==> flow/design.v <==
module milestone1 (
	input logic CLOCK_50_I,                    
	input logic resetn,
	input  logic            M1_en,
	output  logic            M1_end,
	output logic   [17:0]   SRAM_address,
	input  logic   [15:0]   SRAM_read_data,
	output logic   [15:0]   SRAM_write_data,
	output logic            SRAM_we_n
);
typedef enum logic [6:0] {
  S_DELAY1,
	S_IDLE,
	IN_S_0,
	IN_S_1,
	IN_S_2,
	IN_S_3,
	IN_S_4,
	IN_S_5,
	IN_S_6,
	IN_S_7,
	IN_S_8,
	IN_S_9,
	IN_S_10,
	IN_S_11,
	IN_S_12,
	IN_S_13,
	IN_S_14,
	IN_S_15,
	IN_S_16,
	IN_S_17,
	IN_S_18,
	IN_S_19,
	IN_S_20,
	IN_S_21,
	CC_S0_0,
	CC_S0_1,
	CC_S0_2,
	CC_S0_3,
	CC_S0_4,
	CC_S0_5,
	CC_S1_0,
	CC_S1_1,
	CC_S1_2,
	CC_S1_3,
	CC_S1_4,
	CC_S1_5,
	EN_S_0,
	EN_S_1,
	EN_S_2,
	EN_S_3,
	EN_S_4,
	EN_S_5,
	EN_S_6,
	EN_S_7,
	EN_S_8,
	EN_S_9,
	EN_S_10,
	EN_S_11,
	EN_S_12,
	EN_S_13,
	EN_S_14,
	EN_S_15,
	EN_S_16,
	EN_S_17,
	EN_S_18,
	EN_S_19,
	EN_S_20,
	EN_S_21,
	EN_S_22,
	EN_S_23,
	EN_S_24,
	EN_S_25,
	EN_S_26,
	EN_S_27
} M1_state;
M1_state state;
parameter Yaddress = 18'd0,
Uaddress = 18'd38400,
Vaddress = 18'd57600,
RGBaddress = 18'd146944;
logic [17:0] data_counter;
logic [17:0] Y_counter;
logic [17:0] RGB_counter;
logic [17:0] U_counter; 
logic [9:0] Vert_count;
logic [9:0] Hori_count;
logic [15:0] Y;
logic [7:0] U [5:0];
logic [7:0] V [5:0];
logic [7:0] Ytest;
logic [7:0] Utest;
logic [7:0] Vtest;
logic [15:0] UPrime;
logic [15:0] VPrime;
logic [32:0] U_Even;
logic [32:0] U_Odd;
logic [32:0] V_Even;
logic [32:0] V_Odd;
logic [15:0] STORY;
logic [15:0] STORU;
logic [15:0] STORV;
logic [31:0] ans1;
logic [31:0] ans2;
logic [15:0] R;
logic [15:0] G;
logic [15:0] B;
logic [31:0] R0;
logic [31:0] G0;
logic [31:0] B0;
logic [31:0] R1;
logic [31:0] G1;
logic [31:0] B1;
logic [31:0] Mult_op_1, Mult_op_2, Mult_op_3, Mult_op_4, Mult_op_5, Mult_op_6, Mult_op_7, Mult_op_8;
logic [31:0] Mult_result1, Mult_result2, Mult_result3, Mult_result4;
logic [63:0] Mult_result_long1, Mult_result_long2, Mult_result_long3, Mult_result_long4;
assign Mult_result_long1 = Mult_op_1 * Mult_op_2;
assign Mult_result1 = Mult_result_long1[31:0];
assign Mult_result_long2 = Mult_op_3 * Mult_op_4;
assign Mult_result2 = Mult_result_long2[31:0];
assign Mult_result_long3 = Mult_op_5 * Mult_op_6;
assign Mult_result3 = Mult_result_long3[31:0];
assign Mult_result_long4 = Mult_op_7 * Mult_op_8;
assign Mult_result4 = Mult_result_long4[31:0];
always_comb begin
  			Mult_op_1 = 32'd0;
			Mult_op_2 = 32'd0;
			Mult_op_3 = 32'd0;
			Mult_op_4 = 32'd0;
			Mult_op_5 = 32'd0;
			Mult_op_6 = 32'd0;
			Mult_op_7 = 32'd0;
			Mult_op_8 = 32'd0;
	case(state)
		IN_S_5: begin
			Mult_op_1 = {24'd0,U[0]};
			Mult_op_2 = 32'd21;
			Mult_op_3 = {24'd0,V[0]};
			Mult_op_4 = 32'd21;
		end
		IN_S_6: begin
			Mult_op_1 = {24'd0,U[0]};
			Mult_op_2 = 32'd52;
			Mult_op_3 = {24'd0,V[0]};
			Mult_op_4 = 32'd52;
		end
		IN_S_7: begin
			Mult_op_1 = {24'd0,U[0]};
			Mult_op_2 = 32'd159;
			Mult_op_3 = {24'd0,V[0]};
			Mult_op_4 = 32'd159;
		end
		IN_S_8: begin
			Mult_op_1 = {24'd0,U[1]};
			Mult_op_2 = 32'd159;
			Mult_op_3 = {24'd0,V[1]};
			Mult_op_4 = 32'd159;
		end
		IN_S_9: begin
			Mult_op_1 = {24'd0,U[2]};
			Mult_op_2 = 32'd52;
			Mult_op_3 = {24'd0,V[2]};
			Mult_op_4 = 32'd52;
		end
		IN_S_10: begin
			Mult_op_1 = {24'd0,U[3]};
			Mult_op_2 = 32'd21;
			Mult_op_3 = {24'd0,V[3]};
			Mult_op_4 = 32'd21;
			Mult_op_5 = {24'd0,Y[15:8]}-32'd16;
			Mult_op_6 = 32'd76284;
			Mult_op_7 = {24'd0,Y[7:0]}-32'd16;
			Mult_op_8 = 32'd76284;
		end
		IN_S_11: begin
			Mult_op_1 = {24'd0,U[0]};
			Mult_op_2 = 32'd21;
			Mult_op_3 = {24'd0,V[0]};
			Mult_op_4 = 32'd21;
			Mult_op_5 = {24'd0,VPrime[15:8]}-32'd128;
			Mult_op_6 = 32'd104595;
			Mult_op_7 = {24'd0,VPrime[7:0]}-32'd128;
			Mult_op_8 = 32'd104595;
		end
		IN_S_12: begin
			Mult_op_1 = {24'd0,U[0]};
			Mult_op_2 = 32'd52;
			Mult_op_3 = {24'd0,V[0]};
			Mult_op_4 = 32'd52;
			Mult_op_5 = {24'd0,UPrime[15:8]}-32'd128;
			Mult_op_6 = 32'd25624;
			Mult_op_7 = {24'd0,UPrime[7:0]}-32'd128;
			Mult_op_8 = 32'd25624;
		end
		IN_S_13: begin
			Mult_op_1 = {24'd0,U[1]};
			Mult_op_2 = 32'd159;
			Mult_op_3 = {24'd0,V[1]};
			Mult_op_4 = 32'd159;
			Mult_op_5 = {24'd0,VPrime[15:8]}-32'd128;
			Mult_op_6 = 32'd53281;
			Mult_op_7 = {24'd0,VPrime[7:0]}-32'd128;
			Mult_op_8 = 32'd53281;
		end
		IN_S_14: begin
			Mult_op_1 = {24'd0,U[2]};
			Mult_op_2 = 32'd159;
			Mult_op_3 = {24'd0,V[2]};
			Mult_op_4 = 32'd159;
			Mult_op_5 = {24'd0,UPrime[15:8]}-32'd128;
			Mult_op_6 = 32'd132251;
			Mult_op_7 = {24'd0,UPrime[7:0]}-32'd128;
			Mult_op_8 = 32'd132251;;
		end
		IN_S_15: begin
			Mult_op_1 = {24'd0,U[3]};
			Mult_op_2 = 32'd52;
			Mult_op_3 = {24'd0,V[3]};
			Mult_op_4 = 32'd52;
		end
		IN_S_16: begin
			Mult_op_1 = {24'd0,U[4]};
			Mult_op_2 = 32'd21;
			Mult_op_3 = {24'd0,V[4]};
			Mult_op_4 = 32'd21;
			Mult_op_5 = {24'd0,Y[15:8]}-32'd16;
			Mult_op_6 = 32'd76284;
			Mult_op_7 = {24'd0,Y[7:0]}-32'd16;
			Mult_op_8 = 32'd76284;
		end
		IN_S_17: begin
			Mult_op_1 = {24'd0,U[0]};
			Mult_op_2 = 32'd21;
			Mult_op_3 = {24'd0,V[0]};
			Mult_op_4 = 32'd21;
			Mult_op_5 = {24'd0,VPrime[15:8]}-32'd128;
			Mult_op_6 = 32'd104595;
			Mult_op_7 = {24'd0,VPrime[7:0]}-32'd128;
			Mult_op_8 = 32'd104595;
		end
		IN_S_18: begin
			Mult_op_1 = {24'd0,U[1]};
			Mult_op_2 = 32'd52;
			Mult_op_3 = {24'd0,V[1]};
			Mult_op_4 = 32'd52;
			Mult_op_5 = {24'd0,UPrime[15:8]}-32'd128;
			Mult_op_6 = 32'd25624;
			Mult_op_7 = {24'd0,UPrime[7:0]}-32'd128;
			Mult_op_8 = 32'd25624;
		end
		IN_S_19: begin
			Mult_op_1 = {24'd0,U[2]};
			Mult_op_2 = 32'd159;
			Mult_op_3 = {24'd0,V[2]};
			Mult_op_4 = 32'd159;
			Mult_op_5 = {24'd0,VPrime[15:8]}-32'd128;
			Mult_op_6 = 32'd53281;
			Mult_op_7 = {24'd0,VPrime[7:0]}-32'd128;
			Mult_op_8 = 32'd53281;
		end
		IN_S_20: begin
			Mult_op_1 = {24'd0,U[3]};
			Mult_op_2 = 32'd159;
			Mult_op_3 = {24'd0,V[3]};
			Mult_op_4 = 32'd159;
			Mult_op_5 = {24'd0,UPrime[15:8]}-32'd128;
			Mult_op_6 = 32'd132251;
			Mult_op_7 = {24'd0,UPrime[7:0]}-32'd128;
			Mult_op_8 = 32'd132251;
		end
		IN_S_21: begin
			Mult_op_1 = {24'd0,U[4]};
			Mult_op_2 = 32'd52;
			Mult_op_3 = {24'd0,V[4]};
			Mult_op_4 = 32'd52;
		end
		CC_S0_0: begin
			Mult_op_1 = {24'd0,U[5]};
			Mult_op_2 = 32'd21;
			Mult_op_3 = {24'd0,V[5]};
			Mult_op_4 = 32'd21;
			Mult_op_5 = {24'd0,Y[15:8]}-32'd16;
			Mult_op_6 = 32'd76284;
			Mult_op_7 = {24'd0,Y[7:0]}-32'd16;
			Mult_op_8 = 32'd76284;
		end
		CC_S0_1: begin
			Mult_op_1 = {24'd0,U[0]};
			Mult_op_2 = 32'd21;
			Mult_op_3 = {24'd0,V[0]};
			Mult_op_4 = 32'd21;
			Mult_op_5 = {24'd0,VPrime[15:8]}-32'd128;
			Mult_op_6 = 32'd104595;
			Mult_op_7 = {24'd0,VPrime[7:0]}-32'd128;
			Mult_op_8 = 32'd104595;
		end
		CC_S0_2: begin
			Mult_op_1 = {24'd0,U[1]};
			Mult_op_2 = 32'd52;
			Mult_op_3 = {24'd0,V[1]};
			Mult_op_4 = 32'd52;
			Mult_op_5 = {24'd0,UPrime[15:8]}-32'd128;
			Mult_op_6 = 32'd25624;
			Mult_op_7 = {24'd0,UPrime[7:0]}-32'd128;
			Mult_op_8 = 32'd25624;
		end
		CC_S0_3: begin
			Mult_op_1 = {24'd0,U[2]};
			Mult_op_2 = 32'd159;
			Mult_op_3 = {24'd0,V[2]};
			Mult_op_4 = 32'd159;
			Mult_op_5 = {24'd0,VPrime[15:8]}-32'd128;
			Mult_op_6 = 32'd53281;
			Mult_op_7 = {24'd0,VPrime[7:0]}-32'd128;
			Mult_op_8 = 32'd53281;	
		end
		CC_S0_4: begin
			Mult_op_1 = {24'd0,U[3]};
			Mult_op_2 = 32'd159;
			Mult_op_3 = {24'd0,V[3]};
			Mult_op_4 = 32'd159;
			Mult_op_5 = {24'd0,UPrime[15:8]}-32'd128;
			Mult_op_6 = 32'd132251;
			Mult_op_7 = {24'd0,UPrime[7:0]}-32'd128;
			Mult_op_8 = 32'd132251;
		end
		CC_S0_5: begin
			Mult_op_1 = {24'd0,U[4]};
			Mult_op_2 = 32'd52;
			Mult_op_3 = {24'd0,V[4]};
			Mult_op_4 = 32'd52;
		end
		CC_S1_0: begin
			Mult_op_1 = {24'd0,U[5]};
			Mult_op_2 = 32'd21;
			Mult_op_3 = {24'd0,V[5]};
			Mult_op_4 = 32'd21;
			Mult_op_5 = {24'd0,Y[15:8]}-32'd16;
			Mult_op_6 = 32'd76284;
			Mult_op_7 = {24'd0,Y[7:0]}-32'd16;
			Mult_op_8 = 32'd76284;
		end
		CC_S1_1: begin
			Mult_op_1 = {24'd0,U[0]};
			Mult_op_2 = 32'd21;
			Mult_op_3 = {24'd0,V[0]};
			Mult_op_4 = 32'd21;
			Mult_op_5 = {24'd0,VPrime[15:8]}-32'd128;
			Mult_op_6 = 32'd104595;
			Mult_op_7 = {24'd0,VPrime[7:0]}-32'd128;
			Mult_op_8 = 32'd104595;
		end
		CC_S1_2: begin
			Mult_op_1 = {24'd0,U[1]};
			Mult_op_2 = 32'd52;
			Mult_op_3 = {24'd0,V[1]};
			Mult_op_4 = 32'd52;
			Mult_op_5 = {24'd0,UPrime[15:8]}-32'd128;
			Mult_op_6 = 32'd25624;
			Mult_op_7 = {24'd0,UPrime[7:0]}-32'd128;
			Mult_op_8 = 32'd25624;
		end
		CC_S1_3: begin
			Mult_op_1 = {24'd0,U[2]};
			Mult_op_2 = 32'd159;
			Mult_op_3 = {24'd0,V[2]};
			Mult_op_4 = 32'd159;
			Mult_op_5 = {24'd0,VPrime[15:8]}-32'd128;
			Mult_op_6 = 32'd53281;
			Mult_op_7 = {24'd0,VPrime[7:0]}-32'd128;
			Mult_op_8 = 32'd53281;
		end
		CC_S1_4: begin
			Mult_op_1 = {24'd0,U[3]};
			Mult_op_2 = 32'd159;
			Mult_op_3 = {24'd0,V[3]};
			Mult_op_4 = 32'd159;
			Mult_op_5 = {24'd0,UPrime[15:8]}-32'd128;
			Mult_op_6 = 32'd132251;
			Mult_op_7 = {24'd0,UPrime[7:0]}-32'd128;
			Mult_op_8 = 32'd132251;
		end
		CC_S1_5: begin
			Mult_op_1 = {24'd0,U[4]};
			Mult_op_2 = 32'd52;
			Mult_op_3 = {24'd0,V[4]};
			Mult_op_4 = 32'd52;
		end
		EN_S_0: begin
			Mult_op_1 = {24'd0,U[5]};
			Mult_op_2 = 32'd21;
			Mult_op_3 = {24'd0,V[5]};
			Mult_op_4 = 32'd21;
			Mult_op_5 = {24'd0,Y[15:8]}-32'd16;
			Mult_op_6 = 32'd76284;
			Mult_op_7 = {24'd0,Y[7:0]}-32'd16;
			Mult_op_8 = 32'd76284;
		end
		EN_S_1: begin
			Mult_op_1 = {24'd0,U[1]};
			Mult_op_2 = 32'd21;
			Mult_op_3 = {24'd0,V[1]};
			Mult_op_4 = 32'd21;
			Mult_op_5 = {24'd0,VPrime[15:8]}-32'd128;
			Mult_op_6 = 32'd104595;
			Mult_op_7 = {24'd0,VPrime[7:0]}-32'd128;
			Mult_op_8 = 32'd104595;
		end
		EN_S_2: begin
			Mult_op_1 = {24'd0,U[2]};
			Mult_op_2 = 32'd52;
			Mult_op_3 = {24'd0,V[2]};
			Mult_op_4 = 32'd52;
			Mult_op_5 = {24'd0,UPrime[15:8]}-32'd128;
			Mult_op_6 = 32'd25624;
			Mult_op_7 = {24'd0,UPrime[7:0]}-32'd128;
			Mult_op_8 = 32'd25624;
		end
		EN_S_3: begin
			Mult_op_1 = {24'd0,U[3]};
			Mult_op_2 = 32'd159;
			Mult_op_3 = {24'd0,V[3]};
			Mult_op_4 = 32'd159;
			Mult_op_5 = {24'd0,VPrime[15:8]}-32'd128;
			Mult_op_6 = 32'd53281;
			Mult_op_7 = {24'd0,VPrime[7:0]}-32'd128;
			Mult_op_8 = 32'd53281;	
		end
		EN_S_4: begin
			Mult_op_1 = {24'd0,U[4]};
			Mult_op_2 = 32'd159;
			Mult_op_3 = {24'd0,V[4]};
			Mult_op_4 = 32'd159;
			Mult_op_5 = {24'd0,UPrime[15:8]}-32'd128;
			Mult_op_6 = 32'd132251;
			Mult_op_7 = {24'd0,UPrime[7:0]}-32'd128;
			Mult_op_8 = 32'd132251;
		end
		EN_S_5: begin
			Mult_op_1 = {24'd0,U[5]};
			Mult_op_2 = 32'd52;
			Mult_op_3 = {24'd0,V[5]};
			Mult_op_4 = 32'd52;
		end
		EN_S_6: begin
			Mult_op_1 = {24'd0,U[5]};
			Mult_op_2 = 32'd21;
			Mult_op_3 = {24'd0,V[5]};
			Mult_op_4 = 32'd21;
			Mult_op_5 = {24'd0,Y[15:8]}-32'd16;
			Mult_op_6 = 32'd76284;
			Mult_op_7 = {24'd0,Y[7:0]}-32'd16;
			Mult_op_8 = 32'd76284;
		end
		EN_S_7: begin
			Mult_op_1 = {24'd0,U[2]};
			Mult_op_2 = 32'd21;
			Mult_op_3 = {24'd0,V[2]};
			Mult_op_4 = 32'd21;
			Mult_op_5 = {24'd0,VPrime[15:8]}-32'd128;
			Mult_op_6 = 32'd104595;
			Mult_op_7 = {24'd0,VPrime[7:0]}-32'd128;
			Mult_op_8 = 32'd104595;
		end
		EN_S_8: begin
			Mult_op_1 = {24'd0,U[3]};
			Mult_op_2 = 32'd52;
			Mult_op_3 = {24'd0,V[3]};
			Mult_op_4 = 32'd52;
			Mult_op_5 = {24'd0,UPrime[15:8]}-32'd128;
			Mult_op_6 = 32'd25624;
			Mult_op_7 = {24'd0,UPrime[7:0]}-32'd128;
			Mult_op_8 = 32'd25624;
		end
		EN_S_9: begin
			Mult_op_1 = {24'd0,U[4]};
			Mult_op_2 = 32'd159;
			Mult_op_3 = {24'd0,V[4]};
			Mult_op_4 = 32'd159;
			Mult_op_5 = {24'd0,VPrime[15:8]}-32'd128;
			Mult_op_6 = 32'd53281;
			Mult_op_7 = {24'd0,VPrime[7:0]}-32'd128;
			Mult_op_8 = 32'd53281;
		end
		EN_S_10: begin
			Mult_op_1 = {24'd0,U[5]};
			Mult_op_2 = 32'd159;
			Mult_op_3 = {24'd0,V[5]};
			Mult_op_4 = 32'd159;
			Mult_op_5 = {24'd0,UPrime[15:8]}-32'd128;
			Mult_op_6 = 32'd132251;
			Mult_op_7 = {24'd0,UPrime[7:0]}-32'd128;
			Mult_op_8 = 32'd132251;
		end
		EN_S_11: begin
			Mult_op_1 = {24'd0,U[5]};
			Mult_op_2 = 32'd52;
			Mult_op_3 = {24'd0,V[5]};
			Mult_op_4 = 32'd52;
		end
		EN_S_12: begin
			Mult_op_1 = {24'd0,U[5]};
			Mult_op_2 = 32'd21;
			Mult_op_3 = {24'd0,V[5]};
			Mult_op_4 = 32'd21;
			Mult_op_5 = {24'd0,Y[15:8]}-32'd16;
			Mult_op_6 = 32'd76284;
			Mult_op_7 = {24'd0,Y[7:0]}-32'd16;
			Mult_op_8 = 32'd76284;
		end
		EN_S_13: begin
			Mult_op_1 = {24'd0,U[3]};
			Mult_op_2 = 32'd21;
			Mult_op_3 = {24'd0,V[3]};
			Mult_op_4 = 32'd21;
			Mult_op_5 = {24'd0,VPrime[15:8]}-32'd128;
			Mult_op_6 = 32'd104595;
			Mult_op_7 = {24'd0,VPrime[7:0]}-32'd128;
			Mult_op_8 = 32'd104595;
		end
		EN_S_14: begin
			Mult_op_1 = {24'd0,U[4]};
			Mult_op_2 = 32'd52;
			Mult_op_3 = {24'd0,V[4]};
			Mult_op_4 = 32'd52;
			Mult_op_5 = {24'd0,UPrime[15:8]}-32'd128;
			Mult_op_6 = 32'd25624;
			Mult_op_7 = {24'd0,UPrime[7:0]}-32'd128;
			Mult_op_8 = 32'd25624;
		end
		EN_S_15: begin
			Mult_op_1 = {24'd0,U[5]};
			Mult_op_2 = 32'd159;
			Mult_op_3 = {24'd0,V[5]};
			Mult_op_4 = 32'd159;
			Mult_op_5 = {24'd0,VPrime[15:8]}-32'd128;
			Mult_op_6 = 32'd53281;
			Mult_op_7 = {24'd0,VPrime[7:0]}-32'd128;
			Mult_op_8 = 32'd53281;	
			end
		EN_S_16: begin
			Mult_op_1 = {24'd0,U[5]};
			Mult_op_2 = 32'd159;
			Mult_op_3 = {24'd0,V[5]};
			Mult_op_4 = 32'd159;
			Mult_op_5 = {24'd0,UPrime[15:8]}-32'd128;
			Mult_op_6 = 32'd132251;
			Mult_op_7 = {24'd0,UPrime[7:0]}-32'd128;
			Mult_op_8 = 32'd132251;
		end
		EN_S_17: begin
			Mult_op_1 = {24'd0,U[5]};
			Mult_op_2 = 32'd52;
			Mult_op_3 = {24'd0,V[5]};
			Mult_op_4 = 32'd52;
		end
		EN_S_18: begin
			Mult_op_1 = {24'd0,U[5]};
			Mult_op_2 = 32'd21;
			Mult_op_3 = {24'd0,V[5]};
			Mult_op_4 = 32'd21;
			Mult_op_5 = {24'd0,Y[15:8]}-32'd16;
			Mult_op_6 = 32'd76284;
			Mult_op_7 = {24'd0,Y[7:0]}-32'd16;
			Mult_op_8 = 32'd76284;
		end
		EN_S_19: begin
			Mult_op_5 = {24'd0,VPrime[15:8]}-32'd128;
			Mult_op_6 = 32'd104595;
			Mult_op_7 = {24'd0,VPrime[7:0]}-32'd128;
			Mult_op_8 = 32'd104595;
		end
		EN_S_20: begin
			Mult_op_5 = {24'd0,UPrime[15:8]}-32'd128;
			Mult_op_6 = 32'd25624;
			Mult_op_7 = {24'd0,UPrime[7:0]}-32'd128;
			Mult_op_8 = 32'd25624;
		end
		EN_S_21: begin
			Mult_op_5 = {24'd0,VPrime[15:8]}-32'd128;
			Mult_op_6 = 32'd53281;
			Mult_op_7 = {24'd0,VPrime[7:0]}-32'd128;
			Mult_op_8 = 32'd53281;
		end
		EN_S_22: begin
			Mult_op_5 = {24'd0,UPrime[15:8]}-32'd128;
			Mult_op_6 = 32'd132251;
			Mult_op_7 = {24'd0,UPrime[7:0]}-32'd128;
			Mult_op_8 = 32'd132251;
		end
		endcase
	end
	always_ff @ (posedge CLOCK_50_I or negedge resetn) begin
		if (resetn == 1'b0) begin	
			state <= S_IDLE;
			SRAM_we_n <= 1'b1;
			SRAM_write_data <= 16'd0;
			SRAM_address <= 18'd0;
			data_counter <= 18'd0;
			Y_counter <= 18'd0;
			RGB_counter <= 18'd0;
			Vert_count <= 10'd0;
			Hori_count <= 10'd0;
			M1_end <= 1'b0;
			Y <= 16'd0;
			UPrime <= 16'd0; 
			VPrime <= 16'd0;
			STORU <= 16'd0;
			STORV <= 16'd0;
			R <= 16'd0;
			G <= 16'd0;
			B <= 16'd0;
			R0 <= 32'd0;
			G0 <= 32'd0;
			B0 <= 32'd0;
			R1 <= 32'd0;
			G1 <= 32'd0;
			B1 <= 32'd0;
			{U[5], U[4], U[3], U[2], U[1], U[0]} <= 48'd0;
			{V[5], V[4], V[3], V[2], V[1], V[0]} <= 48'd0;
			ans1 <= 32'd0;
			ans2 <= 32'd0;
			end else begin
			case (state)
				S_IDLE: begin		
					if (Hori_count == 10'd319) begin
						Vert_count <= Vert_count + 10'd1;
						Hori_count <= 10'd0;
						data_counter <= data_counter - 18'd1;
					end
					if (Vert_count == 10'd239 && Hori_count == 10'd319) begin
						M1_end <= 1'b1;
					end
					if (M1_en == 1'b1 && M1_end!=1'b1 && !(Vert_count == 10'd239 && Hori_count == 10'd319))
					state <= IN_S_0;	
				end
				S_DELAY1: begin
				  state <= IN_S_0;	
				end
				IN_S_0: begin
				  SRAM_address <= Uaddress + data_counter;
					SRAM_we_n <= 1'b1;
					state <= IN_S_1;
				end
				IN_S_1: begin
				  SRAM_address <= Vaddress + data_counter;
					data_counter <= data_counter +18'd1;
					SRAM_we_n <= 1'b1;
					state <= IN_S_2;
				end
				IN_S_2: begin
				  SRAM_address <= Uaddress + data_counter;
					SRAM_we_n <= 1'b1;
					state <= IN_S_3;
				end
				IN_S_3: begin
				  SRAM_address <= Vaddress + data_counter;
				  data_counter <= data_counter +18'd1;
					SRAM_we_n <= 1'b1;
					U[0] <= SRAM_read_data[15:8];
					U[1] <= SRAM_read_data[7:0];
					state <= IN_S_4;
				end
				IN_S_4: begin
				  SRAM_address <= Yaddress + Y_counter;
					Y_counter <= Y_counter + 18'd1;
					SRAM_we_n <= 1'b1;
					V[0] <= SRAM_read_data[15:8];
					V[1] <= SRAM_read_data[7:0];
					state <= IN_S_5;
				end
				IN_S_5: begin
				  SRAM_address <= Uaddress + data_counter;
					SRAM_we_n <= 1'b1;
					ans1 <= $signed(Mult_result1);
					ans2 <= $signed(Mult_result2);
					U[2] <= SRAM_read_data[15:8];
					U[3] <= SRAM_read_data[7:0];
					state <= IN_S_6;
				end
				IN_S_6: begin
					SRAM_address <= Vaddress + data_counter;
					data_counter <= data_counter +18'd1;
					SRAM_we_n <= 1'b1;
					ans1 <= $signed(ans1-Mult_result1);
					ans2 <= $signed(ans2-Mult_result2);
					V[2] <= SRAM_read_data[15:8];
					V[3] <= SRAM_read_data[7:0];
					state <= IN_S_7;
				end
				IN_S_7: begin
					SRAM_we_n <= 1'b1;
					Y <= SRAM_read_data;
					Ytest <= SRAM_read_data[15:8];
					ans1 <= $signed(ans1+Mult_result1);
					ans2 <= $signed(ans2+Mult_result2);
					state <= IN_S_8;
				end
				IN_S_8: begin
					SRAM_we_n <= 1'b1;
					ans1 <= $signed(ans1+Mult_result1);
					ans2 <= $signed(ans2+Mult_result2);
					U[4] <= SRAM_read_data[15:8];
					U[5] <= SRAM_read_data[7:0];
					state <= IN_S_9;
				end
				IN_S_9: begin
					ans1 <= $signed(ans1-Mult_result1);
					ans2 <= $signed(ans2-Mult_result2);
					V[4] <= SRAM_read_data[15:8];
					V[5] <= SRAM_read_data[7:0];
					state <= IN_S_10;
				end
				IN_S_10: begin
					UPrime[15:8] <= U[0];
					UPrime[7:0] <= $signed(ans1+Mult_result1+8'd128) >>8;
					ans1 <= $signed(ans1+Mult_result1+8'd128) >> 8;
					Utest <= $signed(ans1+Mult_result1+8'd128) >> 8;
					VPrime[15:8] <= V[0];
					VPrime[7:0] <= $signed(ans2+Mult_result2+8'd128) >> 8;			
					ans2 <= $signed(ans2+Mult_result2+8'd128) >> 8;
					Vtest <= $signed(ans2+Mult_result2+8'd128) >> 8;
					R0 <= $signed(Mult_result3);
					G0 <= $signed(Mult_result3);
					B0 <= $signed(Mult_result3);
					R1 <= $signed(Mult_result4);
					G1 <= $signed(Mult_result4);
					B1 <= $signed(Mult_result4);
					state <= IN_S_11;
				end
				IN_S_11: begin
					ans1 <= $signed(Mult_result1);
					ans2 <= $signed(Mult_result2);
					R0 <= $signed(R0 + Mult_result3);
					R1 <= $signed(R1 + Mult_result4);
					state <= IN_S_12;
				end
				IN_S_12: begin
				  SRAM_address <= Yaddress + Y_counter;
					Y_counter <= Y_counter + 18'd1;
					SRAM_we_n <= 1'b1;
					ans1 <= $signed(ans1-Mult_result1);
					ans2 <= $signed(ans2-Mult_result2);
					G0 <= $signed(G0 - Mult_result3);
					G1 <= $signed(G1 - Mult_result4);
					state <= IN_S_13;
				end
				IN_S_13: begin
					SRAM_address <= Yaddress + Y_counter;
					Y_counter <= Y_counter + 18'd1;
					SRAM_we_n <= 1'b1;
					ans1 <= $signed(ans1+Mult_result1);
					ans2 <= $signed(ans2+Mult_result2);
					G0 <= $signed(G0 - Mult_result3);
					G1 <= $signed(G1 - Mult_result4);
					state <= IN_S_14;
				end
				IN_S_14: begin
				  SRAM_address <= Uaddress + data_counter;
					SRAM_we_n <= 1'b1;
					Hori_count <= Hori_count + 10'd1;
					ans1 <= $signed(ans1+Mult_result1);
					ans2 <= $signed(ans2+Mult_result2);
					B0 <= $signed(B0 + Mult_result3);
					B1 <= $signed(B1 + Mult_result4);
					state <= IN_S_15;
				end
				IN_S_15: begin
					SRAM_address <= Vaddress + data_counter;
					data_counter <= data_counter + 18'd1;
					SRAM_we_n <= 1'b1;
					Y <= SRAM_read_data;
					ans1 <= $signed(ans1-Mult_result1);
					ans2 <= $signed(ans2-Mult_result2);
					R[15:8] <= R0[31] ? 8'd0 : |R0[30:24] ? 8'd255 : R0[23:16];
					G[15:8] <= G0[31] ? 8'd0 : |G0[30:24] ? 8'd255 : G0[23:16];
					B[15:8] <= B0[31] ? 8'd0 : |B0[30:24] ? 8'd255 : B0[23:16];
					R[7:0] <= R1[31] ? 8'd0 : |R1[30:24] ? 8'd255 : R1[23:16];
					G[7:0] <= G1[31] ? 8'd0 : |G1[30:24] ? 8'd255 : G1[23:16];
					B[7:0] <= B1[31] ? 8'd0 : |B1[30:24] ? 8'd255 : B1[23:16];
					SRAM_we_n <= 1'b1;
					state <= IN_S_16;
				end
				IN_S_16: begin
					SRAM_address <= RGBaddress + RGB_counter;
					SRAM_write_data <= {R[15:8],G[15:8]};
					RGB_counter <= RGB_counter + 18'd1;
					STORY <= SRAM_read_data;
					UPrime[15:8] <= U[1];
					UPrime[7:0] <= $signed(ans1+Mult_result1+8'd128) >> 8;
					VPrime[15:8] <= V[1];
					VPrime[7:0] <= $signed(ans2+Mult_result2+8'd128) >> 8;			
					R0 <= $signed(Mult_result3);
					G0 <= $signed(Mult_result3);
					B0 <= $signed(Mult_result3);
					R1 <= $signed(Mult_result4);
					G1 <= $signed(Mult_result4);
					B1 <= $signed(Mult_result4);
					SRAM_we_n <= 1'b0;
					state <= IN_S_17;
				end
				IN_S_17: begin
					STORU <= SRAM_read_data;
					SRAM_address <= RGBaddress + RGB_counter;
					SRAM_write_data <= {B[15:8],R[7:0]};
					RGB_counter <= RGB_counter + 18'd1;
					ans1 <= $signed(Mult_result1);
					ans2 <= $signed(Mult_result2);
					R0 <= $signed(R0 + Mult_result3);
					R1 <= $signed(R1 + Mult_result4);
					SRAM_we_n <= 1'b0;
					state <= IN_S_18;
				end
				IN_S_18: begin
					STORV <= SRAM_read_data;
					SRAM_address <= RGBaddress + RGB_counter;
					SRAM_write_data <= {G[7:0],B[7:0]};
					RGB_counter <= RGB_counter + 18'd1;
					ans1 <= $signed(ans1-Mult_result1);
					ans2 <= $signed(ans2-Mult_result2);
					G0 <= $signed(G0 - Mult_result3);
					G1 <= $signed(G1 - Mult_result4);
					SRAM_we_n <= 1'b0;
					state <= IN_S_19;
				end
				IN_S_19: begin
					SRAM_address <= Yaddress + Y_counter;
					Y_counter <= Y_counter + 18'd1;
					SRAM_we_n <= 1'b1;
					Y <= STORY;
					ans1 <= $signed(ans1+Mult_result1);
					ans2 <= $signed(ans2+Mult_result2);
					G0 <= $signed(G0 - Mult_result3);
					G1 <= $signed(G1 - Mult_result4);
					state <= IN_S_20;
				end
				IN_S_20: begin
					SRAM_we_n <= 1'b1;
					ans1 <= $signed(ans1+Mult_result1);
					ans2 <= $signed(ans2+Mult_result2);
					B0 <= $signed(B0 + Mult_result3);
					B1 <= $signed(B1 + Mult_result4);
					state <= IN_S_21;
				end
				IN_S_21: begin
					SRAM_we_n <= 1'b1;
					Hori_count <= Hori_count + 10'd2;
					ans1 <= $signed(ans1-Mult_result1);
					ans2 <= $signed(ans2-Mult_result2);
					R[15:8] <= R0[31] ? 8'd0 : |R0[30:24] ? 8'd255 : R0[23:16];
					G[15:8] <= G0[31] ? 8'd0 : |G0[30:24] ? 8'd255 : G0[23:16];
					B[15:8] <= B0[31] ? 8'd0 : |B0[30:24] ? 8'd255 : B0[23:16];
					R[7:0] <= R1[31] ? 8'd0 : |R1[30:24] ? 8'd255 : R1[23:16];
					G[7:0] <= G1[31] ? 8'd0 : |G1[30:24] ? 8'd255 : G1[23:16];
					B[7:0] <= B1[31] ? 8'd0 : |B1[30:24] ? 8'd255 : B1[23:16];
					Hori_count <= Hori_count + 10'd2;
					state <= CC_S0_0;
					U_counter <= 18'd5;
				end
				CC_S0_0: begin	
					SRAM_address <= RGBaddress + RGB_counter;
					SRAM_write_data <= {R[15:8],G[15:8]};
					RGB_counter <= RGB_counter + 18'd1;
					STORY <= SRAM_read_data;
					UPrime[15:8] <= U[2];
					UPrime[7:0] <= $signed(ans1+Mult_result1+8'd128) >> 8;
					VPrime[15:8] <= V[2];
					VPrime[7:0] <= $signed(ans2+Mult_result2+8'd128) >> 8;			
					R0 <= Mult_result3;
					G0 <= Mult_result3;
					B0 <= Mult_result3;
					R1 <= Mult_result4;
					G1 <= Mult_result4;
					B1 <= Mult_result4;
					U[0] <= U[1];
					U[1] <= U[2];
					U[2] <= U[3];
					U[3] <= U[4];
					U[4] <= U[5];	
					U[5] <= STORU[15:8];
					V[0] <= V[1];
					V[1] <= V[2];
					V[2] <= V[3];
					V[3] <= V[4];
					V[4] <= V[5];	
					V[5] <= STORV[15:8];
					SRAM_we_n <= 1'b0;
					state <= CC_S0_1;	
				end
				CC_S0_1: begin
					Hori_count <= Hori_count + 10'd2;
					SRAM_address <= RGBaddress + RGB_counter;
					SRAM_write_data <= {B[15:8],R[7:0]};
					RGB_counter <= RGB_counter + 18'd1;
					ans1 <= $signed(Mult_result1);
					ans2 <= $signed(Mult_result2);
					R0 <= $signed(R0 + Mult_result3);
					R1 <= $signed(R1 + Mult_result4);
					SRAM_we_n <= 1'b0;
					state <= CC_S0_2;	
				end
				CC_S0_2: begin
					SRAM_address <= RGBaddress + RGB_counter;
					SRAM_write_data <= {G[7:0],B[7:0]};
					RGB_counter <= RGB_counter + 18'd1;
					ans1 <= $signed(ans1-Mult_result1);
					ans2 <= $signed(ans2-Mult_result2);
					G0 <= $signed(G0 - Mult_result3);
					G1 <= $signed(G1 - Mult_result4);
					SRAM_we_n <= 1'b0;
					state <= CC_S0_3;	
				end
				CC_S0_3: begin
					SRAM_address <= Yaddress + Y_counter;
					Y_counter <= Y_counter + 18'd1;
					Y <= STORY;
					SRAM_we_n <= 1'b1;
					ans1 <= $signed(ans1+Mult_result1);
					ans2 <= $signed(ans2+Mult_result2);
					G0 <= $signed(G0 - Mult_result3);
					G1 <= $signed(G1 - Mult_result4);
					state <= CC_S0_4;	
				end
				CC_S0_4: begin
					SRAM_address <= Uaddress + data_counter;
					SRAM_we_n <= 1'b1;
					ans1 <= $signed(ans1+Mult_result1);
					ans2 <= $signed(ans2+Mult_result2);
					B0 <= $signed(B0 + Mult_result3);
					B1 <= $signed(B1 + Mult_result4);
					state <= CC_S0_5;	
				end
				CC_S0_5: begin
					SRAM_address <= Vaddress + data_counter;
					data_counter <= data_counter + 18'd1;
					U_counter <= U_counter + 18'd1;
					SRAM_we_n <= 1'b1;
					ans1 <= $signed(ans1-Mult_result1);
					ans2 <= $signed(ans2-Mult_result2);
					R[15:8] <= R0[31] ? 8'd0 : |R0[30:24] ? 8'd255 : R0[23:16];
					G[15:8] <= G0[31] ? 8'd0 : |G0[30:24] ? 8'd255 : G0[23:16];
					B[15:8] <= B0[31] ? 8'd0 : |B0[30:24] ? 8'd255 : B0[23:16];
					R[7:0] <= R1[31] ? 8'd0 : |R1[30:24] ? 8'd255 : R1[23:16];
					G[7:0] <= G1[31] ? 8'd0 : |G1[30:24] ? 8'd255 : G1[23:16];
					B[7:0] <= B1[31] ? 8'd0 : |B1[30:24] ? 8'd255 : B1[23:16];
					state <= CC_S1_0;	
				end
				CC_S1_0: begin	
					Hori_count <= Hori_count + 10'd2;
					SRAM_address <= RGBaddress + RGB_counter;
					SRAM_write_data <= {R[15:8],G[15:8]};
					RGB_counter <= RGB_counter + 18'd1;
					STORY <= SRAM_read_data;
					UPrime[15:8] <= U[2];
					UPrime[7:0] <= $signed(ans1+Mult_result1+8'd128) >> 8;
					VPrime[15:8] <= V[2];
					VPrime[7:0] <= $signed(ans2+Mult_result2+8'd128) >> 8;			
					R0 <= $signed(Mult_result3);
					G0 <= $signed(Mult_result3);
					B0 <= $signed(Mult_result3);
					R1 <= $signed(Mult_result4);
					G1 <= $signed(Mult_result4);
					B1 <= $signed(Mult_result4);
					U[0] <= U[1];
					U[1] <= U[2];
					U[2] <= U[3];
					U[3] <= U[4];
					U[4] <= U[5];	
					U[5] <= STORU[7:0];
					V[0] <= V[1];
					V[1] <= V[2];
					V[2] <= V[3];
					V[3] <= V[4];
					V[4] <= V[5];	
					V[5] <= STORV[7:0];
					SRAM_we_n <= 1'b0;
					state <= CC_S1_1;	
				end
				CC_S1_1: begin
					STORU <= SRAM_read_data;
					SRAM_address <= RGBaddress + RGB_counter;
					SRAM_write_data <= {B[15:8],R[7:0]};
					RGB_counter <= RGB_counter + 18'd1;
					ans1 <= $signed(Mult_result1);
					ans2 <= $signed(Mult_result2);
					R0 <= $signed(R0 + Mult_result3);
					R1 <= $signed(R1 + Mult_result4);
					SRAM_we_n <= 1'b0;
					state <= CC_S1_2;	
				end
				CC_S1_2: begin
					STORV <= SRAM_read_data;
					SRAM_address <= RGBaddress + RGB_counter;
					SRAM_write_data <= {G[7:0],B[7:0]};
					RGB_counter <= RGB_counter + 18'd1;
					ans1 <= $signed(ans1-Mult_result1);
					ans2 <= $signed(ans2-Mult_result2);
					G0 <= $signed(G0 - Mult_result3);
					G1 <= $signed(G1 - Mult_result4);
					SRAM_we_n <= 1'b0;
					state <= CC_S1_3;	
				end
				CC_S1_3: begin
					SRAM_address <= Yaddress + Y_counter;
					Y_counter <= Y_counter + 18'd1;
					Y <= STORY;
					SRAM_we_n <= 1'b1;
					ans1 <= $signed(ans1+Mult_result1);
					ans2 <= $signed(ans2+Mult_result2);
					G0 <= $signed(G0 - Mult_result3);
					G1 <= $signed(G1 - Mult_result4);
					state <= CC_S1_4;	
				end
				CC_S1_4: begin
					SRAM_we_n <= 1'b1;
					ans1 <= $signed(ans1+Mult_result1);
					ans2 <= $signed(ans2+Mult_result2);
					B0 <= $signed(B0 + Mult_result3);
					B1 <= $signed(B1 + Mult_result4);
					state <= CC_S1_5;	
				end
				CC_S1_5: begin
					ans1 <= $signed(ans1-Mult_result1);
					ans2 <= $signed(ans2-Mult_result2);
					R[15:8] <= R0[31] ? 8'd0 : |R0[30:24] ? 8'd255 : R0[23:16];
					G[15:8] <= G0[31] ? 8'd0 : |G0[30:24] ? 8'd255 : G0[23:16];
					B[15:8] <= B0[31] ? 8'd0 : |B0[30:24] ? 8'd255 : B0[23:16];
					R[7:0] <= R1[31] ? 8'd0 : |R1[30:24] ? 8'd255 : R1[23:16];
					G[7:0] <= G1[31] ? 8'd0 : |G1[30:24] ? 8'd255 : G1[23:16];
					B[7:0] <= B1[31] ? 8'd0 : |B1[30:24] ? 8'd255 : B1[23:16];
					SRAM_we_n <= 1'b1;
					if (Hori_count == 10'd311) 
					   state <= EN_S_0;
					else 
					   state <= CC_S0_0;	
				end
				EN_S_0: begin	
					SRAM_address <= RGBaddress + RGB_counter;
					SRAM_write_data <= {R[15:8],G[15:8]};
					RGB_counter <= RGB_counter + 18'd1;
					STORY <= SRAM_read_data;
					UPrime[15:8] <= U[2];
					UPrime[7:0] <= $signed(ans1+Mult_result1+8'd128) >> 8;
					VPrime[15:8] <= V[2];
					VPrime[7:0] <= $signed(ans2+Mult_result2+8'd128) >> 8;			
					R0 <= $signed(Mult_result3);
					G0 <= $signed(Mult_result3);
					B0 <= $signed(Mult_result3);
					R1 <= $signed(Mult_result4);
					G1 <= $signed(Mult_result4);
					B1 <= $signed(Mult_result4);
					SRAM_we_n <= 1'b0;
					state <= EN_S_1;	
				end
				EN_S_1: begin
					SRAM_address <= RGBaddress + RGB_counter;
					SRAM_write_data <= {B[15:8],R[7:0]};
					RGB_counter <= RGB_counter + 18'd1;
					ans1 <= $signed(Mult_result1);
					ans2 <= $signed(Mult_result2);
					R0 <= $signed(R0 + Mult_result3);
					R1 <= $signed(R1 + Mult_result4);
					SRAM_we_n <= 1'b0;
					state <= EN_S_2;	
				end
				EN_S_2: begin
					SRAM_address <= RGBaddress + RGB_counter;
					SRAM_write_data <= {G[7:0],B[7:0]};
					RGB_counter <= RGB_counter + 18'd1;
					ans1 <= $signed(ans1-Mult_result1);
					ans2 <= $signed(ans2-Mult_result2);
					G0 <= $signed(G0 - Mult_result3);
					G1 <= $signed(G1 - Mult_result4);
					SRAM_we_n <= 1'b0;
					state <= EN_S_3;	
				end
				EN_S_3: begin
					SRAM_address <= Yaddress + Y_counter;
					Y_counter <= Y_counter + 18'd1;
					SRAM_we_n <= 1'b1;
					Y <= STORY;
					ans1 <= $signed(ans1+Mult_result1);
					ans2 <= $signed(ans2+Mult_result2);
					G0 <= $signed(G0 - Mult_result3);
					G1 <= $signed(G1 - Mult_result4);
					state <= EN_S_4;	
				end
				EN_S_4: begin
					SRAM_we_n <= 1'b1;
					ans1 <= $signed(ans1+Mult_result1);
					ans2 <= $signed(ans2+Mult_result2);
					B0 <= $signed(B0 + Mult_result3);
					B1 <= $signed(B1 + Mult_result4);
					state <= EN_S_5;	
				end
				EN_S_5: begin
					Hori_count <= Hori_count + 10'd2;
					SRAM_we_n <= 1'b1;
					ans1 <= $signed(ans1-Mult_result1);
					ans2 <= $signed(ans2-Mult_result2);
					R[15:8] <= R0[31] ? 8'd0 : |R0[30:24] ? 8'd255 : R0[23:16];
					G[15:8] <= G0[31] ? 8'd0 : |G0[30:24] ? 8'd255 : G0[23:16];
					B[15:8] <= B0[31] ? 8'd0 : |B0[30:24] ? 8'd255 : B0[23:16];
					R[7:0] <= R1[31] ? 8'd0 : |R1[30:24] ? 8'd255 : R1[23:16];
					G[7:0] <= G1[31] ? 8'd0 : |G1[30:24] ? 8'd255 : G1[23:16];
					B[7:0] <= B1[31] ? 8'd0 : |B1[30:24] ? 8'd255 : B1[23:16];
					SRAM_we_n <= 1'b1;
					state <= EN_S_6;	
				end
				EN_S_6: begin
					SRAM_address <= RGBaddress + RGB_counter;
					SRAM_write_data <= {R[15:8],G[15:8]};
					RGB_counter <= RGB_counter + 18'd1;
					STORY <= SRAM_read_data;
					UPrime[15:8] <= U[3];
					UPrime[7:0] <= $signed(ans1+Mult_result1+8'd128) >> 8;
					VPrime[15:8] <= V[3];
					VPrime[7:0] <= $signed(ans2+Mult_result2+8'd128) >> 8;			
					R0 <= $signed(Mult_result3);
					G0 <= $signed(Mult_result3);
					B0 <= $signed(Mult_result3);
					R1 <= $signed(Mult_result4);
					G1 <= $signed(Mult_result4);
					B1 <= $signed(Mult_result4);
					SRAM_we_n <= 1'b0;
					state <= EN_S_7;
				end
				EN_S_7: begin
					SRAM_address <= RGBaddress + RGB_counter;
					SRAM_write_data <= {B[15:8],R[7:0]};
					RGB_counter <= RGB_counter + 18'd1;
					ans1 <= $signed(Mult_result1);
					ans2 <= $signed(Mult_result2);
					R0 <= $signed(R0 + Mult_result3);
					R1 <= $signed(R1 + Mult_result4);
					SRAM_we_n <= 1'b0;	
					state <= EN_S_8;
				end
				EN_S_8: begin
					SRAM_address <= RGBaddress + RGB_counter;
					SRAM_write_data <= {G[7:0],B[7:0]};
					RGB_counter <= RGB_counter + 18'd1;
					ans1 <= $signed(ans1-Mult_result1);
					ans2 <= $signed(ans2-Mult_result2);
					G0 <= $signed(G0 - Mult_result3);
					G1 <= $signed(G1 - Mult_result4);
					SRAM_we_n <= 1'b0;	
					state <= EN_S_9;
				end
				EN_S_9: begin
					SRAM_address <= Yaddress + Y_counter;
					Y_counter <= Y_counter + 18'd1;
					SRAM_we_n <= 1'b1;
					Y <= STORY;
					ans1 <= $signed(ans1+Mult_result1);
					ans2 <= $signed(ans2+Mult_result2);
					G0 <= $signed(G0 - Mult_result3);
					G1 <= $signed(G1 - Mult_result4);
					state <= EN_S_10;
				end
				EN_S_10: begin
					SRAM_we_n <= 1'b1;
					ans1 <= $signed(ans1+Mult_result1);
					ans2 <= $signed(ans2+Mult_result2);
					B0 <= $signed(B0 + Mult_result3);
					B1 <= $signed(B1 + Mult_result4);
					state <= EN_S_11;
				end
				EN_S_11: begin
					SRAM_we_n <= 1'b1;
					Hori_count <= Hori_count + 10'd2;
					ans1 <= $signed(ans1-Mult_result1);
					ans2 <= $signed(ans2-Mult_result2);
					R[15:8] <= R0[31] ? 8'd0 : |R0[30:24] ? 8'd255 : R0[23:16];
					G[15:8] <= G0[31] ? 8'd0 : |G0[30:24] ? 8'd255 : G0[23:16];
					B[15:8] <= B0[31] ? 8'd0 : |B0[30:24] ? 8'd255 : B0[23:16];
					R[7:0] <= R1[31] ? 8'd0 : |R1[30:24] ? 8'd255 : R1[23:16];
					G[7:0] <= G1[31] ? 8'd0 : |G1[30:24] ? 8'd255 : G1[23:16];
					B[7:0] <= B1[31] ? 8'd0 : |B1[30:24] ? 8'd255 : B1[23:16];
					state <= EN_S_12;
				end
				EN_S_12: begin
					SRAM_address <= RGBaddress + RGB_counter;
					SRAM_write_data <= {R[15:8],G[15:8]};
					RGB_counter <= RGB_counter + 18'd1;
					STORY <= SRAM_read_data;
					UPrime[15:8] <= U[4];
					UPrime[7:0] <= $signed(ans1+Mult_result1+8'd128) >> 8;
					VPrime[15:8] <= V[4];
					VPrime[7:0] <= $signed(ans2+Mult_result2+8'd128) >> 8;			
					R0 <= $signed(Mult_result3);
					G0 <= $signed(Mult_result3);
					B0 <= $signed(Mult_result3);
					R1 <= $signed(Mult_result4);
					G1 <= $signed(Mult_result4);
					B1 <= $signed(Mult_result4);
					SRAM_we_n <= 1'b0;
					state <= EN_S_13;
				end
				EN_S_13: begin
					SRAM_address <= RGBaddress + RGB_counter;
					SRAM_write_data <= {B[15:8],R[7:0]};
					RGB_counter <= RGB_counter + 18'd1;
					ans1 <= $signed(Mult_result1);
					ans2 <= $signed(Mult_result2);
					R0 <= $signed(R0 + Mult_result3);
					R1 <= $signed(R1 + Mult_result4);
					SRAM_we_n <= 1'b0;
					state <= EN_S_14;
				end
				EN_S_14: begin
					SRAM_address <= RGBaddress + RGB_counter;
					SRAM_write_data <= {G[7:0],B[7:0]};
					RGB_counter <= RGB_counter + 18'd1;
					ans1 <= $signed(ans1-Mult_result1);
					ans2 <= $signed(ans2-Mult_result2);
					G0 <= $signed(G0 - Mult_result3);
					G1 <= $signed(G1 - Mult_result4);
					SRAM_we_n <= 1'b0;
					state <= EN_S_15;
				end
				EN_S_15: begin
					SRAM_we_n <= 1'b1;
					Y <= STORY;
					ans1 <= $signed(ans1+Mult_result1);
					ans2 <= $signed(ans2+Mult_result2);
					G0 <= $signed(G0 - Mult_result3);
					G1 <= $signed(G1 - Mult_result4);
					state <= EN_S_16;
				end
				EN_S_16: begin
					SRAM_we_n <= 1'b1;
					ans1 <= $signed(ans1+Mult_result1);
					ans2 <= $signed(ans2+Mult_result2);
					B0 <= $signed(B0 + Mult_result3);
					B1 <= $signed(B1 + Mult_result4);
					state <= EN_S_17;
				end
				EN_S_17: begin
					SRAM_we_n <= 1'b1;
					ans1 <= $signed(ans1-Mult_result1);
					ans2 <= $signed(ans2-Mult_result2);
					R[15:8] <= R0[31] ? 8'd0 : |R0[30:24] ? 8'd255 : R0[23:16];
					G[15:8] <= G0[31] ? 8'd0 : |G0[30:24] ? 8'd255 : G0[23:16];
					B[15:8] <= B0[31] ? 8'd0 : |B0[30:24] ? 8'd255 : B0[23:16];
					R[7:0] <= R1[31] ? 8'd0 : |R1[30:24] ? 8'd255 : R1[23:16];
					G[7:0] <= G1[31] ? 8'd0 : |G1[30:24] ? 8'd255 : G1[23:16];
					B[7:0] <= B1[31] ? 8'd0 : |B1[30:24] ? 8'd255 : B1[23:16];
					SRAM_we_n <= 1'b1;
					state <= EN_S_18;
				end
				EN_S_18: begin
					SRAM_address <= RGBaddress + RGB_counter;
					SRAM_write_data <= {R[15:8],G[15:8]};
					RGB_counter <= RGB_counter + 18'd1;
					Hori_count <= Hori_count + 10'd2;
					UPrime[15:8] <= U[5];
					UPrime[7:0] <= $signed(ans1+Mult_result1+8'd128) >> 8;
					VPrime[15:8] <= V[5];
					VPrime[7:0] <= $signed(ans2+Mult_result2+8'd128) >> 8;			
					R0 <= $signed(Mult_result3);
					G0 <= $signed(Mult_result3);
					B0 <= $signed(Mult_result3);
					R1 <= $signed(Mult_result4);
					G1 <= $signed(Mult_result4);
					B1 <= $signed(Mult_result4);
					SRAM_we_n <= 1'b0;
					state <= EN_S_19;
				end
				EN_S_19: begin
					SRAM_address <= RGBaddress + RGB_counter;
					SRAM_write_data <= {B[15:8],R[7:0]};
					RGB_counter <= RGB_counter + 18'd1;
					R0 <= $signed(R0 + Mult_result3);
					R1 <= $signed(R1 + Mult_result4);
					SRAM_we_n <= 1'b0;
					state <= EN_S_20;
				end
				EN_S_20: begin
					SRAM_address <= RGBaddress + RGB_counter;
					SRAM_write_data <= {G[7:0],B[7:0]};
					RGB_counter <= RGB_counter + 18'd1;
					G0 <= $signed(G0 - Mult_result3);
					G1 <= $signed(G1 - Mult_result4);
					SRAM_we_n <= 1'b0;
					state <= EN_S_21;
				end
				EN_S_21: begin
					SRAM_we_n <= 1'b1;
					G0 <= $signed(G0 - Mult_result3);
					G1 <= $signed(G1 - Mult_result4);
					state <= EN_S_22;
				end
				EN_S_22: begin
					SRAM_we_n <= 1'b1;
					B0 <= $signed(B0 + Mult_result3);
					B1 <= $signed(B1 + Mult_result4);
					state <= EN_S_23;
				end
				EN_S_23: begin
					Hori_count <= Hori_count + 10'd2;
					SRAM_we_n <= 1'b1;
					R[15:8] <= R0[31] ? 8'd0 : |R0[30:24] ? 8'd255 : R0[23:16];
					G[15:8] <= G0[31] ? 8'd0 : |G0[30:24] ? 8'd255 : G0[23:16];
					B[15:8] <= B0[31] ? 8'd0 : |B0[30:24] ? 8'd255 : B0[23:16];
					R[7:0] <= R1[31] ? 8'd0 : |R1[30:24] ? 8'd255 : R1[23:16];
					G[7:0] <= G1[31] ? 8'd0 : |G1[30:24] ? 8'd255 : G1[23:16];
					B[7:0] <= B1[31] ? 8'd0 : |B1[30:24] ? 8'd255 : B1[23:16];
					SRAM_we_n <= 1'b1;
					state <= EN_S_24;
				end
				EN_S_24: begin
					SRAM_address <= RGBaddress + RGB_counter;
					SRAM_write_data <= {R[15:8],G[15:8]};
					RGB_counter <= RGB_counter + 18'd1;
					SRAM_we_n <= 1'b0;
					state <= EN_S_25;
				end
				EN_S_25: begin
					SRAM_address <= RGBaddress + RGB_counter;
					SRAM_write_data <= {B[15:8],R[7:0]};
					RGB_counter <= RGB_counter + 18'd1;
					SRAM_we_n <= 1'b0;
					state <= EN_S_26;
				end
				EN_S_26: begin
					SRAM_address <= RGBaddress + RGB_counter;
					SRAM_write_data <= {G[7:0],B[7:0]};
					RGB_counter <= RGB_counter + 18'd1;
					SRAM_we_n <= 1'b0;
					state <= EN_S_27;
				end
				EN_S_27: begin
				  SRAM_we_n <= 1'b1;
				  state <= S_IDLE;
				end
				default: state <= S_IDLE;
			endcase
		end
	end
	endmodule
# From RTL to reports: milestone1
# Each step is given for the RTL above and for the edited RTL.
# Lines under "orig" count in the file above, lines under "edited" in the edited file.
# "diff": "edited" minus "orig" as printed here. "change_rel_pct": 100 x difference / "orig".
# Library cell names are shortened.
design:
  design: "milestone1"
  clock_port: "CLOCK_50_I"
  library: "sky130hd"
  pvt_corner: "tt_025C_1v80"

# The edit
# Unified diff, file above to edited file.
# The edit is scripted: it alters the design's behaviour and was not made to optimise anything.
# begin of diff
@@ -591,35 +591,6 @@
 		endcase
 	end
-	always_ff @ (posedge CLOCK_50_I or negedge resetn) begin
-		if (resetn == 1'b0) begin	
-			state <= S_IDLE;
-			SRAM_we_n <= 1'b1;
-			SRAM_write_data <= 16'd0;
-			SRAM_address <= 18'd0;
-			data_counter <= 18'd0;
-			Y_counter <= 18'd0;
-			RGB_counter <= 18'd0;
-			Vert_count <= 10'd0;
-			Hori_count <= 10'd0;
-			M1_end <= 1'b0;
-			Y <= 16'd0;
-			UPrime <= 16'd0; 
-			VPrime <= 16'd0;
-			STORU <= 16'd0;
-			STORV <= 16'd0;
-			R <= 16'd0;
-			G <= 16'd0;
-			B <= 16'd0;
-			R0 <= 32'd0;
-			G0 <= 32'd0;
-			B0 <= 32'd0;
-			R1 <= 32'd0;
-			G1 <= 32'd0;
-			B1 <= 32'd0;
-			{U[5], U[4], U[3], U[2], U[1], U[0]} <= 48'd0;
-			{V[5], V[4], V[3], V[2], V[1], V[0]} <= 48'd0;
-			ans1 <= 32'd0;
-			ans2 <= 32'd0;
-			end else begin
+	always_ff @ (posedge CLOCK_50_I) begin
+		begin
 			case (state)
 				S_IDLE: begin		
# end of diff

# Word level
# Counts by Yosys on the flattened word-level netlist (proc, flatten, opt, wreduce). Print and check cells are left out.
word_totals:
  columns: ["item", "orig", "edited", "diff", "change_rel_pct"]
  rows:
  - ["output_inout_bits", 36, 36, 0, 0.00]
  - ["in_bits", 19, 19, 0, 0.00]
  - ["wordCells", 270, 256, -14, -5.19]
  - ["register_bits", 613, 602, -11, -1.79]
classes:
  columns: ["item", "orig", "edited", "diff", "change_rel_pct"]
  rows:
  - ["n_mux", 57, 56, -1, -1.75]
  - ["reduce_logical", 71, 64, -7, -9.86]
  - ["n_mul", 4, 4, 0, 0.00]
  - ["n_logic", 1, 0, -1, -100.00]
  - ["n_eq", 68, 66, -2, -2.94]
  - ["n_addsub", 28, 27, -1, -3.57]
ops:
  columns: ["operator", "orig", "edited", "diff", "change_rel_pct"]
  rows:
  - ["AND reduction 2 bit", 5, 2, -3, -60.00]
  - ["logical AND 1 bit", 3, 0, -3, -100.00]
  - ["adder 10 x 1 -> 10 bit with constant B", 2, 1, -1, -50.00]
  - ["!= test 2 bit with constant B", 2, 1, -1, -50.00]
  - ["== test 10 x 8 -> 1 bit with constant B", 1, 0, -1, -100.00]
  - ["logical NOT 1 bit", 1, 0, -1, -100.00]
  - ["two-way mux 7 bit", 1, 0, -1, -100.00]
  - ["inverter 1 bit", 1, 0, -1, -100.00]
# Unchanged operator kinds not shown: 52.

# Depth
# Yosys ltp: most cells in a row. Word level: on the elaborated netlist, between registers, memories and ports. Mapped: between sequential cells and ports; inverters and the memories' decode and read muxes count.
depth:
  columns: ["item", "orig", "edited", "diff", "change_rel_pct"]
  rows:
  - ["depth_word", 7, 7, 0, 0.00]
  - ["abc_area", "0", "0", null, null]
  - ["depth_mapped", 50, 51, 1, 2.00]
  - ["depth_no_buf", 46, 49, 3, 6.52]

# Mapped cells and area
# Source: synth_stat.txt of the flow (Yosys; design flattened, memories mapped). It holds for the ABC_AREA given above (unset counts as 0); a run with the other value may have another netlist.
synth_totals:
  columns: ["item", "orig", "edited", "diff", "change_rel_pct"]
  rows:
  - ["flip_flops", 612, 601, -11, -1.80]
  - ["sequential_area_um2", 15396.0, 18047.3, 2651.3, 17.22]
  - ["buf_cells", 346, 222, -124, -35.84]
  - ["cells", 7323, 6479, -844, -11.53]
  - ["area_um2", 62712.6, 59801.1, -2911.5, -4.64]
types:
  columns: ["type", "orig", "edited", "diff", "change_rel_pct"]
  rows:
  - ["dfrtp_1", 595, 0, -595, -100.00]
  - ["edfxtp_1", 16, 601, 585, 3656.25]
  - ["nor2_1", 728, 497, -231, -31.73]
  - ["a21oi_1", 579, 452, -127, -21.93]
  - ["mux2i_1", 98, 10, -88, -89.80]
  - ["clkbuf_1", 281, 195, -86, -30.60]
  - ["inv_1", 869, 947, 78, 8.98]
  - ["nand2_1", 623, 692, 69, 11.08]
  - ["a31oi_1", 90, 32, -58, -64.44]
  - ["a211oi_1", 78, 26, -52, -66.67]
# Unchanged cell types not shown: 16.
# The list need not be complete.

# Worst setup path after synthesis
# OpenSTA on the mapped netlist: ideal clock, no wires. The path of least setup slack (recovery checks aside). Input and output delay are each 20% of the period. Register names are those of the netlist, which keeps one name where synthesis merged equal registers.
synth_path:
  columns: ["item", "orig", "edited", "diff", "change_rel_pct"]
  rows:
  - ["path_type", "register -> register", "register -> register", null, null]
  - ["startpoint", "reg state", "reg state[4]", null, null]
  - ["endpoint", "reg G0[31]", "reg G0[30]", null, null]
  - ["path_slack_ns", 1.898, 1.222, -0.676, null]
  - ["path_stages", 48, 45, -3, -6.25]
  - ["arrival_ns", 10.968, 11.511, 0.543, 4.95]
  - ["setup_time_ns", 0.135, 0.267, 0.132, null]
  - ["period_ns", 13.0, 13.0, 0.0, 0.00]
  - ["t_first_pin_ns", 0.000, 0.000, 0.000, null]
  - ["required_time_ns", 12.865, 12.733, -0.132, -1.03]
  - ["delay_ns", 11.103, 11.778, 0.675, 6.08]
  - ["n_path_buf", 3, 3, 0, 0.00]
  - ["synth_period_reached_ns", 11.102, 11.778, 0.676, 6.09]
# "delay_ns" is the arrival time less input delay plus setup time.
# "path_stages": output pins that drive a net of the path, with the launching flip-flop's if there is one; two outputs of one cell count as two.
# "synth_period_reached_ns" is the clock period less the worst setup slack; recovery checks do not enter. This is arithmetic on one report: input and output delays are still those of the set period (20% each).
# An end named without its bit number is one bit of that signal or, where synthesis recoded a state register, one of its new flip-flops.
# Between the ends stands the longest chain of elaborated cells between them, by number of cells; it is not shown to be the way that was timed. Of several equally long chains one is given.
# Each line given opens the expression or statement behind the cell; cells for indexed reads and writes are added by Yosys, which also makes memories of some case tables.
# A register here has more assigning lines than the two given.
synth_via_orig:
  path_cell_list: "dfrtp_1 -> clkbuf_1 -> buf_2 -> nor2_1 -> nand2_1 -> a311o_1 -> o2111ai_1 -> o31a_1 -> [... 32 more ...] -> maj3_2 -> maj3_2 -> o2111ai_1 -> a31oi_1 -> maj3_1 -> maj3_2 -> mux2i_1 -> o211ai_1"
synth_rtl_orig:
  columns: ["item", "line", "text"]
  rows:
  - ["from (decl)", 77, "M1_state state;"]
  - ["from (assign)", 595, "state <= S_IDLE;"]
  - ["from (assign)", 635, "state <= IN_S_0;"]
  - ["to (assign)", 724, "G0 <= $signed(Mult_result3);"]
  - ["to (assign)", 744, "G0 <= $signed(G0 - Mult_result3);"]
  - ["to (decl)", 109, "logic [31:0] G0;"]
# orig: Chain of elaborated cells between the ends: none given.
# edited: Ways into the end's enable are left out, as the timed path ends at the data pin.
synth_via_edited:
  path_cell_list: "edfxtp_1 -> clkbuf_1 -> inv_1 -> nor2_1 -> nor2_1 -> o21ai_0 -> a22oi_1 -> inv_1 -> [... 29 more ...] -> maj3_1 -> maj3_1 -> o21ai_0 -> maj3_1 -> o221ai_1 -> and3_1 -> o21a_1 -> xnor2_1"
  elab_chain_cells: 6
  cone_cells: 53
  cone_classes: "add/sub (1); mul (1); eq/ne (40); mux (3); reduce/logical (8)"
synth_rtl_edited:
  columns: ["item", "line", "text"]
  rows:
  - ["from (decl)", 77, "M1_state state;"]
  - ["from (assign)", 606, "state <= IN_S_0;"]
  - ["from (assign)", 609, "state <= IN_S_0;"]
  - ["== test 7 x 6 -> 1 bit", 134, "case(state)"]
  - ["OR reduction 16 bit", null, null]
  - ["parallel mux 32 bit (select 3 bit)", 134, null]
  - ["multiplier 32 x 32 -> 32 bit", 121, "assign Mult_result_long3 = Mult_op_5 * Mult_op_6;"]
  - ["subtractor 32 bit", 1261, "G0 <= $signed(G0 - Mult_result3);"]
  - ["parallel mux 32 bit (select 2 bit)", 595, "case (state)"]
  - ["to (assign)", 695, "G0 <= $signed(Mult_result3);"]
  - ["to (assign)", 715, "G0 <= $signed(G0 - Mult_result3);"]
  - ["to (decl)", 109, "logic [31:0] G0;"]

# Path in the finished layout
# From the final timing report of the runs of set A: the path of least setup slack in the routed layout; clock arrival at registers is part of the times.
layout_path:
  columns: ["item", "orig", "edited", "diff", "change_rel_pct"]
  rows:
  - ["path_type", "register -> register", "register -> register", null, null]
  - ["startpoint", "reg state", "reg state[4]", null, null]
  - ["endpoint", "reg G0[31]", "reg G0[30]", null, null]
  - ["n_path_buf", 2, 2, 0, 0.00]
  - ["path_stages", 41, 43, 2, 4.88]
  - ["path_slack_ns", 0.80, 0.92, 0.12, null]
  - ["arrival_ns", 12.76, 12.50, -0.26, -2.04]
  - ["period_ns", 13.0, 13.0, 0.0, 0.00]
  - ["t_first_pin_ns", 0.69, 0.69, 0.00, 0.00]
  - ["setup_time_ns", 0.13, 0.27, 0.14, null]
  - ["required_time_ns", 13.56, 13.42, -0.14, -1.03]
# An end named without its bit number is one bit of that signal or, where synthesis recoded a state register, one of its new flip-flops.
# Between the ends stands the longest chain of elaborated cells between them, by number of cells; it is not shown to be the way that was timed. Of several equally long chains one is given.
# A register here has more assigning lines than the two given.
layout_via_orig:
  path_cell_list: "dfrtp_2 -> buf_4 -> xnor2_1 -> nor2_1 -> a221oi_1 -> a21oi_1 -> o31a_2 -> nand2_4 -> [... 25 more ...] -> maj3_2 -> maj3_2 -> o2111ai_1 -> a31oi_1 -> maj3_1 -> maj3_2 -> mux2i_1 -> o211ai_1"
layout_rtl_orig:
  columns: ["item", "line", "text"]
  rows:
  - ["from (decl)", 77, "M1_state state;"]
  - ["from (assign)", 595, "state <= S_IDLE;"]
  - ["from (assign)", 635, "state <= IN_S_0;"]
  - ["to (assign)", 724, "G0 <= $signed(Mult_result3);"]
  - ["to (assign)", 744, "G0 <= $signed(G0 - Mult_result3);"]
  - ["to (decl)", 109, "logic [31:0] G0;"]
# orig: Chain of elaborated cells between the ends: none given.
# edited: Ways into the end's enable are left out, as the timed path ends at the data pin.
layout_via_edited:
  path_cell_list: "edfxtp_1 -> and2_1 -> nand2_1 -> o21ai_0 -> a22oi_2 -> clkinv_2 -> nand2_1 -> buf_4 -> [... 27 more ...] -> maj3_1 -> maj3_1 -> o21ai_0 -> maj3_1 -> o221ai_1 -> and3_1 -> o21a_1 -> xnor2_1"
  elab_chain_cells: 6
  cone_cells: 53
  cone_classes: "add/sub (1); mul (1); eq/ne (40); mux (3); reduce/logical (8)"
layout_rtl_edited:
  columns: ["item", "line", "text"]
  rows:
  - ["from (decl)", 77, "M1_state state;"]
  - ["from (assign)", 606, "state <= IN_S_0;"]
  - ["from (assign)", 609, "state <= IN_S_0;"]
  - ["== test 7 x 6 -> 1 bit", 134, "case(state)"]
  - ["OR reduction 16 bit", null, null]
  - ["parallel mux 32 bit (select 3 bit)", 134, null]
  - ["multiplier 32 x 32 -> 32 bit", 121, "assign Mult_result_long3 = Mult_op_5 * Mult_op_6;"]
  - ["subtractor 32 bit", 1261, "G0 <= $signed(G0 - Mult_result3);"]
  - ["parallel mux 32 bit (select 2 bit)", 595, "case (state)"]
  - ["to (assign)", 695, "G0 <= $signed(Mult_result3);"]
  - ["to (assign)", 715, "G0 <= $signed(G0 - Mult_result3);"]
  - ["to (decl)", 109, "logic [31:0] G0;"]

# Layout results
# Both versions went through the flow (Yosys, OpenROAD) with the same settings in each pair. Constraints: input delay and output delay 20% of the set period each, output load 0.01 pF.
settings_set_A:
  CORE_UTILIZATION: 40
  period_ns: 13.0
  CAP_MARGIN: 20
  CORE_MARGIN: 2
  SLEW_MARGIN: 20
measured_set_A:
  columns: ["item", "orig", "edited", "diff", "change_rel_pct"]
  rows:
  - ["post_synth_area_um2", 62712.6, 59801.1, -2911.5, -4.64]
  - ["total_negative_slack_ns", 0.000, 0.000, 0.000, null]
  - ["total_die_area_um2", 159964.0, 152611.0, -7353.0, -4.60]
  - ["clock_period_reached_ns", 12.197, 12.083, -0.114, -0.93]
  - ["utilization_pct", 43.9, 44.5, 0.6, null]
  - ["setup_ws_ns", 0.803, 0.917, 0.114, null]
settings_set_B:
  ABC_AREA: 1
  CAP_MARGIN: 30
  CORE_UTILIZATION: 51
  CTS_CLUSTER_DIAMETER: 156
  CTS_CLUSTER_SIZE: 29
  MAX_ROUTING_LAYER: "met4"
  PLACE_DENSITY_LB_ADDON: 0.06
  SLEW_MARGIN: 5
  period_ns: 12.6
  CORE_MARGIN: 2
measured_set_B:
  columns: ["item", "orig", "edited", "diff", "change_rel_pct"]
  rows:
  - ["post_synth_area_um2", 66850.4, 64785.9, -2064.5, -3.09]
  - ["total_negative_slack_ns", 0.000, 0.000, 0.000, null]
  - ["total_die_area_um2", 133993.0, 129899.0, -4094.0, -3.06]
  - ["clock_period_reached_ns", 11.725, 11.052, -0.673, -5.74]
  - ["utilization_pct", 54.1, 54.2, 0.1, null]
  - ["setup_ws_ns", 0.875, 1.548, 0.673, null]
# By "clock_period_reached_ns" is meant the clock period of the run minus its worst setup slack. This is arithmetic on one report: input and output delays are still those of the set period (20% each).
